==> flow/design.v <==
module DOUBLY_PIPELINE(clk,xi,yi,r,ang,xf,yf);
input signed[15:0] xi,yi;
input clk;
output reg signed [15:0] r,ang;
output reg signed [15:0] xf,yf;
 wire signed [15:0] ri,angi;
 wire  signed [15:0] xfi,yfi;
wire  signed [15:0] g1,g2,g3,g4,g5,g6,g7,g8;
ROTATING x1(clk,xi,yi,g1,g2,g3,g4,g5,g6,g7,g8,xfi,yfi);     
VECTORING x2(clk,xi,yi,g1,g2,g3,g4,g5,g6,g7,g8,ri,angi);  
always @(*)
begin 
xf<=xfi;
yf<=yfi;  
r<=ri;
ang<=angi;
end
endmodule
module ROTATING(clk,xi,yi,a1,a2,a3,a4,a5,a6,a7,a8,xf,yf);
input signed[15:0] xi,yi;
input   signed [15:0] a1,a2,a3,a4,a5,a6,a7,a8;
input clk;
output reg  signed [15:0] xf,yf;
reg  signed [15:0] x1,x2,x3,x4,x5,x6,x7,x8;
reg  signed [15:0] y1,y2,y3,y4,y5,y6,y7,y8;
wire signed [15:0] angle45,angle26,angle14,angle7,angle3_5,angle1_79,angle0_89,angle0_44;
reg  signed [15:0] angle_i [8:0];  
wire signed [15:0] s = 16'd607;
assign angle45 = 16'd4500;
assign angle26 = 16'd2657;
assign angle14 = 16'd1404;
assign angle7 = 16'd713;
assign angle3_5 = 16'd358;
assign angle1_79 = 16'd179;
assign angle0_89 = 16'd89;
assign angle0_44 = 16'd44;
always @(posedge clk)
begin  
    angle_i[0] <= angle45 ;
	    x1<= xi + yi;   
		y1<= yi - xi;
	   if (angle_i[0] > a2)
		begin 
		x2<= x1 - (y1>>>1);  
		y2<= y1 + (x1>>>1); 
		angle_i[1] <= angle_i[0] - angle26 ; 
		end 
	   else
		begin 
		x2<= x1+(y1>>>1); 
		y2<= y1-(x1>>>1);
	    angle_i[1] <= angle_i[0] + angle26 ;  
	   end
	 if (angle_i[1] > a3)
	    begin 
		 angle_i[2] <= angle_i[1] - angle14 ;  
		  x3<= x2 - (y2>>>2); 
		  y3<= y2 +(x2>>>2);
		end 
		else 
		begin 
	      angle_i[2] <= angle_i[1] + angle14 ;  
		  x3<= x2+(y2>>>2); 
		  y3<= y2-(x2>>>2);
		end 
	if (angle_i[2] > a4)
	    begin 
		  angle_i[3] <= angle_i[2] - angle7 ;  
		  x4<= x3 - (y3>>>3); 
		  y4<= y3 +(x3>>>3);
		 end 
		else 
		begin 
	     angle_i[3] <= angle_i[2] + angle7 ;  
		  x4<= x3+(y3>>>3); 
		  y4<= y3-(x3>>>3);
		end 
		if (angle_i[3] > a5)
	    begin 
			angle_i[4] <= angle_i[3] - angle3_5 ;  
			x5<= x4 - (y4>>>4); 
			y5<= y4 + (x4>>>4);
		 end 
		else 
		begin
			angle_i[4] <= angle_i[3] + angle3_5 ;  
			x5<= x4+(y4>>>4); 
			y5<= y4-(x4>>>4);
		end 
	   if (angle_i[4] > a6)
	    begin 
			angle_i[5] <= angle_i[4] - angle1_79 ;  
			x6<= x5 - (y5>>>5); 
			y6<= y5 +(x5>>>5);
		end
		else 
		begin 
	       angle_i[5] <= angle_i[4] + angle1_79 ;  
		   x6<= x5+(y5>>>5); 
		   y6<= y5-(x5>>>5);
		end 
		if (angle_i[5] > a7)
	    begin 
			angle_i[6] <= angle_i[5] - angle0_89 ;  
			x7<= x6 - (y6>>>6); 
			y7<= y6 +(x6>>>6);
		end
		else 
		begin 
			angle_i[6] <= angle_i[5] + angle0_89;  
			x7<= x6+(y6>>>6); 
			y7<= y6-(x6>>>6);
		end 
		if (angle_i[6] > a8)
	     begin 
			angle_i[7] <= angle_i[6] - angle0_44 ;  
			x8<= x7 - (y7>>>7); 
			y8<= y7 +(x7>>>7);
		 end 
		 else 
         begin 	     
			angle_i[7] <= angle_i[6] + angle0_44 ;  
			x8<= x7+(y7>>>7); 
			y8<= y7-(x7>>>7);
		 end  
      xf <=  (s*x8)/1000 ;
      yf <=  (s*y8)/1000 ;	  
end 
endmodule
module VECTORING(clk,a0,b0,ang1,ang2,ang3,ang4,ang5,ang6,ang7,ang8,r,ang);
input signed[15:0]a0,b0;
input clk;
  output reg signed [15:0]r,ang;  
  output reg signed[15:0] ang1,ang2,ang3,ang4,ang5,ang6,ang7,ang8;  
  reg signed [15:0] a1,a2,a3,a4,a5,a6,a7,a8;
  reg signed [15:0] b1,b2,b3,b4,b5,b6,b7,b8;
  reg signed[15:0] angle_x1,angle_x2,angle_x3,angle_x4,angle_x5,angle_x6,angle_x7,angle_x8;
wire signed [15:0] v = 16'd0607;
wire [15:0] angle_c0 = 16'd4500;
wire [15:0] angle_c1 = 16'd2657;
wire [15:0] angle_c2 = 16'd1404;
wire [15:0] angle_c3 = 16'd713;
wire [15:0] angle_c4 = 16'd358;
wire [15:0] angle_c5 = 16'd179;
wire [15:0] angle_c6 = 16'd089;
wire [15:0] angle_c7 = 16'd044; 
  always @ (posedge clk)
   begin
      a1<=a0+b0;
      b1<=b0-a0;
      angle_x1 <= angle_c0;
	  ang1 <= angle_x1;
    if(b1 < 0)  
   begin
      a2<= a1 - (b1>>>1);
      b2<= b1 + (a1>>>1);
     angle_x2<=angle_x1-angle_c1;
	   ang2<= angle_x2;
     end
    else
   begin
      a2<=a1+(b1>>>1);
      b2<=b1-(a1>>>1);
      angle_x2<=angle_x1+angle_c1;
	  ang2<= angle_x2;
    end
     if(b2<0)
	begin
     a3<=a2-(b2>>>2);
     b3<=b2+(a2>>>2);
     angle_x3<=angle_x2-angle_c2;
	  ang3<= angle_x3;
     end
  	else
  	begin
      a3<=a2+(b2>>>2);
      b3<=b2-(a2>>>2);
      angle_x3<=angle_x2+angle_c2;
	  ang3<= angle_x3;
	end
     if(b3<0)
	begin
     a4<=a3-(b3>>>3);
     b4<=b3+(a3>>>3);
     angle_x4<=angle_x3-angle_c3;
	 ang4<=angle_x4;
     end
  	else
  	begin
      a4<=a3+(b3>>>3);
      b4<=b3-(a3>>>3);
     angle_x4<=angle_x3+angle_c3;
	 ang4<=angle_x4;
	end
     if(b4<0)
	begin
     a5<=a4-(b4>>>4);
     b5<=b4+(a4>>>4);
      angle_x5<=angle_x4-angle_c4;
	   ang5<=angle_x5;
     end
  	else
  	begin
      a5<=a4+(b4>>>4);
      b5<=b4-(a4>>>4);
      angle_x5<=angle_x4+angle_c4;
	   ang5<=angle_x5;
	end
     if(b5<0)
	begin
     a6<=a5-(b5>>>5);
     b6<=b5+(a5>>>5);
    angle_x6<=angle_x5-angle_c5;
	 ang6<=angle_x6;
     end
  	else
  	begin
      a6<=a5+(b5>>>5);
      b6<=b5-(a5>>>5);
      angle_x6<=angle_x5+angle_c5;
	  ang6<=angle_x6;
	end
     if(b6<0)
	begin
     a7<=a6-(b6>>>6);
     b7<=b6+(a6>>>6);
     angle_x7<=angle_x6-angle_c6;
	 ang7<=angle_x7;
     end
  	else
  	begin
     a7<=a6+(b6>>>6);
     b7<=b6-(a6>>>6);
      angle_x7<=angle_x6+angle_c6;
	  ang7<=angle_x7;
 	 end
     if(b7<0)
	begin
      a8<=a7-(b7>>>7);
      b8<=b7+(a7>>>7);
      angle_x8<=angle_x7-angle_c7;
	  ang8<=angle_x8;
     end
  	else
      begin
      a8<=a7+(b7>>>7);
      b8<=b7-(a7>>>7);
       angle_x8<=angle_x7-angle_c7;
	   ang8<=angle_x8;
     end
r<=v*a8/1000;
ang<=angle_x8;
end
endmodule
* Step by step through the tools: DOUBLY_PIPELINE
What the tools print for DOUBLY_PIPELINE, step after step. Line numbers count from 1 in the design file above. Operators: Yosys type, input widths -> output width; for muxes data width and select width s. The mark -- stands for no value.
Design: design top DOUBLY_PIPELINE, clock port clk, standard-cell library sky130hd, library corner tt_025C_1v80

* Word level
Yosys after proc, flatten, opt, wreduce and memory -nomap, before mapping. Enables and synchronous resets that opt folds into registers are not counted as muxes. Print and check cells are not counted. Equal cells are merged and count once.
Bit counts: elaborated cells 184, bits of input ports 33, bits in registers 823, output and inout port bits 64
Cells by class: divide/modulo/power cells 3, multiplexer cells 39, magnitude comparators 14, add/sub/neg operators 73, $mul 3
Operator list (number):
- $div 32x11->32 const B | 3
- $mul 11x16->27 const A | 3
- $mux 16 | 37
- $lt 16x1->1 const B | 7
- $gt 16x16->1 | 5
- $add 16x10->16 | 4
- $sub 16x10->16 | 4
- $add 16x11->16 | 4
- $sub 16x11->16 | 4
- $add 16x12->16 | 4
- $sub 16x12->16 | 4
- $add 16x13->16 | 4
- $sub 16x13->16 | 4
- $add 16x14->16 | 4
- $sub 16x14->16 | 4
- $add 16x9->16 | 3
- $sub 16x9->16 | 3
- $add 16x10->16 const B | 2
- $sub 16x10->16 const B | 2
- $add 16x15->16 | 2
- $sub 16x15->16 | 2
- $add 16x8->16 const B | 2
- $sub 16x8->16 const B | 2
- $add 16x9->16 const B | 2
- $sub 16x9->16 const B | 2
- $add 13x11->14 const B | 2
- $sub 13x11->14 const B | 2
- $mux 13 | 2
Other operator kinds: 9; their cells: 9.

* Logic depth
Depth = most cells in a row (Yosys ltp): at word level without a register or memory, in the mapped netlist without a sequential cell, where the memories' decode and read muxes count.
Depth: word-level depth 2, ABC_AREA 0, depth in mapped cells 75, gate-level depth less buffers 65

* Mapped cells and area
Yosys stat after the flow's synthesis: flattened, memories mapped to cells. It holds for the ABC_AREA given above (unset counts as 0); a run with the other value may have another netlist. The area totals of this step are shown rounded.
Mapped netlist: synthesis area 74000 µm², buffer cells 226, sequential area 15000 µm², mapped cells 8922, flip-flops 750
Cells by type:
- sky130_fd_sc_hd__dfxtp_1 | number 750, area in all 15014.4 µm²
- sky130_fd_sc_hd__ha_1 | number 909, area in all 1.14E+04 µm²
- sky130_fd_sc_hd__xnor2_1 | number 665, area in all 5.82E+03 µm²
- sky130_fd_sc_hd__fa_1 | number 256, area in all 5.12E+03 µm²
- sky130_fd_sc_hd__inv_1 | number 1018, area in all 3.82E+03 µm²
- sky130_fd_sc_hd__a21oi_1 | number 737, area in all 3.69E+03 µm²
- sky130_fd_sc_hd__xor2_1 | number 379, area in all 3.32E+03 µm²
- sky130_fd_sc_hd__nor2_1 | number 634, area in all 2.38E+03 µm²
- sky130_fd_sc_hd__o21ai_0 | number 405, area in all 2.03E+03 µm²
- sky130_fd_sc_hd__nand2_1 | number 425, area in all 1595.28 µm²
- sky130_fd_sc_hd__a21o_1 | number 197, area in all 1.48E+03 µm²
- sky130_fd_sc_hd__o21bai_1 | number 190, area in all 1.43E+03 µm²
- sky130_fd_sc_hd__mux2i_1 | number 115, area in all 1.15E+03 µm²
- sky130_fd_sc_hd__nor3_1 | number 227, area in all 1136.09 µm²
- sky130_fd_sc_hd__nand3_1 | number 171, area in all 855.821 µm²
- sky130_fd_sc_hd__a211oi_1 | number 84, area in all 630.605 µm²
- sky130_fd_sc_hd__clkbuf_1 | number 164, area in all 615.59 µm²
- sky130_fd_sc_hd__o211ai_1 | number 79, area in all 593.069 µm²
Not listed: further types 128, cells in them 1517. By module: a second synthesis without flattening, with its own total; a netlist apart from the flattened one above.
Unflattened totals: cell total of the unflattened synthesis 9321, area total of the unflattened synthesis 78000 µm²
Each row is one instance without its submodules.
By module:
- ROTATING | cells 5512, times used 1, seq. area 7200 µm², area 45000 µm²
- VECTORING | cells 3809, times used 1, seq. area 8500 µm², area 33000 µm²
- DOUBLY_PIPELINE | cells 0, times used 1, seq. area 0.0 µm², area 0.0 µm²

* Worst setup path after synthesis
OpenSTA on the mapped netlist: ideal clock, no wires. The path of least setup slack (recovery checks aside). Input and output delay are each 20% of the period. Register names are those of the netlist, which keeps one name where synthesis merged equal registers.
Path after synthesis: path type reg-to-reg, from register x2.a8[15], to register x2.r[14], delay of the path 17.371 ns, data arrival time 17.299 ns, setup slack 7.629 ns, clock period 25.0 ns, required time 24.928 ns, stages 67, library setup time 0.072 ns, buffers on the path 8, launch time at the first pin 0.000 ns, synthesis period reached 17.371 ns
"delay of the path" is the arrival time less input delay plus setup time. "stages": output pins that drive a net of the path, with the launching flip-flop's if there is one; two outputs of one cell count as two. "synthesis period reached" = period - worst setup slack (recovery checks aside). The figure is calculated, with input and output delays left at 20% of the set period. Between the ends stands the longest chain of elaborated cells between them, by number of cells; it is not shown to be the way that was timed. Of several equally long chains one is given. Each line given opens the expression or statement behind the cell; cells for indexed reads and writes are added by Yosys, which also makes memories of some case tables.
Between the ends, after synthesis: cell sequence sky130_fd_sc_hd__dfxtp_1 > sky130_fd_sc_hd__fa_1 > sky130_fd_sc_hd__ha_1 > sky130_fd_sc_hd__fa_1 > sky130_fd_sc_hd__fa_1 > sky130_fd_sc_hd__inv_1 > sky130_fd_sc_hd__fa_1 > sky130_fd_sc_hd__inv_1 > sky130_fd_sc_hd__ha_1 > sky130_fd_sc_hd__buf_2 > sky130_fd_sc_hd__a21oi_1 > sky130_fd_sc_hd__o21ai_0 > sky130_fd_sc_hd__nor2_1 > sky130_fd_sc_hd__a31oi_2 > sky130_fd_sc_hd__a221o_2 > sky130_fd_sc_hd__xnor2_1 > sky130_fd_sc_hd__or3_1 > sky130_fd_sc_hd__or3_1 > [... 31 more ...] > sky130_fd_sc_hd__mux2i_1 > sky130_fd_sc_hd__o22a_1 > sky130_fd_sc_hd__nor3_2 > sky130_fd_sc_hd__o41ai_4 > sky130_fd_sc_hd__a41oi_2 > sky130_fd_sc_hd__a41oi_1 > sky130_fd_sc_hd__a32oi_1 > sky130_fd_sc_hd__buf_4 > sky130_fd_sc_hd__a2111oi_1 > sky130_fd_sc_hd__a211o_1 > sky130_fd_sc_hd__and4_1 > sky130_fd_sc_hd__clkbuf_1 > sky130_fd_sc_hd__nor2_1 > sky130_fd_sc_hd__a31oi_1 > sky130_fd_sc_hd__ha_1 > sky130_fd_sc_hd__nand2_1 > sky130_fd_sc_hd__o21ai_0 > sky130_fd_sc_hd__xnor2_1, cells in the longest elaborated chain 2, elaborated cells on any way between the ends 2, source lines of those cells 1, classes of those cells mul (1); div (1)
RTL lines, path after synthesis:
- start, declared | RTL line 135 | reg signed [15:0] a1,a2,a3,a4,a5,a6,a7,a8;
- start, assigned | RTL line 239 | a8<=a7-(b7>>>7);
- start, assigned | RTL line 246 | a8<=a7+(b7>>>7);
- $mul 11x16->27 | RTL line 251 | r<=v*a8/1000;
- $div 32x11->32 | RTL line 251
- end, assigned | RTL line 251
- end, declared | RTL line 133 | output reg signed [15:0]r,ang;

* Timing after layout
Path of least setup slack in the final report of run 1 (OpenROAD, finished layout, wires in). Where an end is a register, its clock arrival counts in the times.
Path after layout: path type reg-to-reg, from register x1.y8[8], to register x1.yf[14], buffers on the path 2, stages 62, data arrival time 21.42 ns, setup slack 1.66 ns, required time 23.08 ns, library setup time 0.10 ns, clock period 22.5 ns, launch time at the first pin 0.65 ns
Between the ends stands the longest chain of elaborated cells between them, by number of cells; it is not shown to be the way that was timed. Of several equally long chains one is given.
Between the ends, after layout: cell sequence sky130_fd_sc_hd__dfxtp_1 > sky130_fd_sc_hd__fa_1 > sky130_fd_sc_hd__ha_1 > sky130_fd_sc_hd__inv_1 > sky130_fd_sc_hd__fa_1 > sky130_fd_sc_hd__inv_1 > sky130_fd_sc_hd__fa_1 > sky130_fd_sc_hd__inv_1 > sky130_fd_sc_hd__fa_1 > sky130_fd_sc_hd__inv_1 > sky130_fd_sc_hd__ha_1 > sky130_fd_sc_hd__a21oi_2 > sky130_fd_sc_hd__o211ai_1 > sky130_fd_sc_hd__a21oi_1 > sky130_fd_sc_hd__xor2_1 > sky130_fd_sc_hd__o2111ai_1 > sky130_fd_sc_hd__nor3_2 > sky130_fd_sc_hd__a21boi_0 > [... 26 more ...] > sky130_fd_sc_hd__mux2_2 > sky130_fd_sc_hd__a22oi_4 > sky130_fd_sc_hd__nand3_1 > sky130_fd_sc_hd__mux2i_1 > sky130_fd_sc_hd__o211ai_4 > sky130_fd_sc_hd__mux2i_1 > sky130_fd_sc_hd__mux2i_2 > sky130_fd_sc_hd__nand4_1 > sky130_fd_sc_hd__and2_1 > sky130_fd_sc_hd__a211oi_1 > sky130_fd_sc_hd__a211oi_1 > sky130_fd_sc_hd__a2111oi_4 > sky130_fd_sc_hd__a21oi_1 > sky130_fd_sc_hd__mux2_2 > sky130_fd_sc_hd__ha_1 > sky130_fd_sc_hd__a41oi_1 > sky130_fd_sc_hd__a211o_1 > sky130_fd_sc_hd__xnor2_1, cells in the longest elaborated chain 2, elaborated cells on any way between the ends 2, source lines of those cells 1, classes of those cells mul (1); div (1)
RTL lines, path after layout:
- start, declared | RTL line 25 | reg  signed [15:0] y1,y2,y3,y4,y5,y6,y7,y8;
- start, assigned | RTL line 118 | y8<= y7 +(x7>>>7);
- start, assigned | RTL line 124 | y8<= y7-(x7>>>7);
- $mul 11x16->27 | RTL line 127 | yf <= (s*y8)/1000 ;
- $div 32x11->32 | RTL line 127
- end, assigned | RTL line 127
- end, declared | RTL line 23 | output reg  signed [15:0] xf,yf;

--- measured runs ---
Top module DOUBLY_PIPELINE; platform sky130hd; tools Yosys and OpenROAD; 3 stored runs in no particular order. Input and output delays are each 20% of the period that was set; the output load is 0.01 pF.
"reached clock period": clock period set for the run, less the worst setup slack. It is reckoned from that one timing run; input and output delays stay at 20% of the period that was set.
By "critical path time" is meant the share of the clock period that the worst setup path is allowed (20% is reserved at inputs, 20% at outputs), minus its slack. Clock arrival times at its registers enter into it.
The results are shown rounded.

* Run 1 | settings: CORE_UTILIZATION 47; period_ns 22.5; CAP_MARGIN 20; CORE_MARGIN 2; SLEW_MARGIN 20 | results: reached clock period 20.837 ns; critical path time 20.84 ns; critical path kind reg-to-reg; final worst hold slack 0.32 ns; post-layout utilization 51 %; post-synthesis cell area 74000 µm²; overall die area 160000 µm²; setup slack of the worst path 1.7 ns; final setup TNS 0.000 ns; standard-cell area after layout 80000 µm²
* Run 2 | settings: CORE_UTILIZATION 40; period_ns 22.5; CAP_MARGIN 20; CORE_MARGIN 2; SLEW_MARGIN 20 | results: reached clock period 20.986 ns; critical path time 20.99 ns; critical path kind reg-to-reg; final worst hold slack 0.33 ns; post-layout utilization 44 %; post-synthesis cell area 74000 µm²; overall die area 190000 µm²; setup slack of the worst path 1.5 ns; final setup TNS 0.000 ns; standard-cell area after layout 81000 µm²
* Run 3 | settings: CELL_PAD_IN_SITES_GLOBAL_PLACEMENT 2; CORE_MARGIN 8; CORE_UTILIZATION 35; MAX_ROUTING_LAYER met4; MIN_ROUTING_LAYER met2; PLACE_DENSITY 0.42; SETUP_SLACK_MARGIN 5.0; SLEW_MARGIN 25; period_ns 31.0; CAP_MARGIN 20 | results: reached clock period 22.845 ns; critical path time 22.85 ns; critical path kind reg-to-reg; final worst hold slack 0.30 ns; post-layout utilization 39 %; post-synthesis cell area 74000 µm²; overall die area 230000 µm²; setup slack of the worst path 8.2 ns; final setup TNS 0.000 ns; standard-cell area after layout 82000 µm²
--- end ---
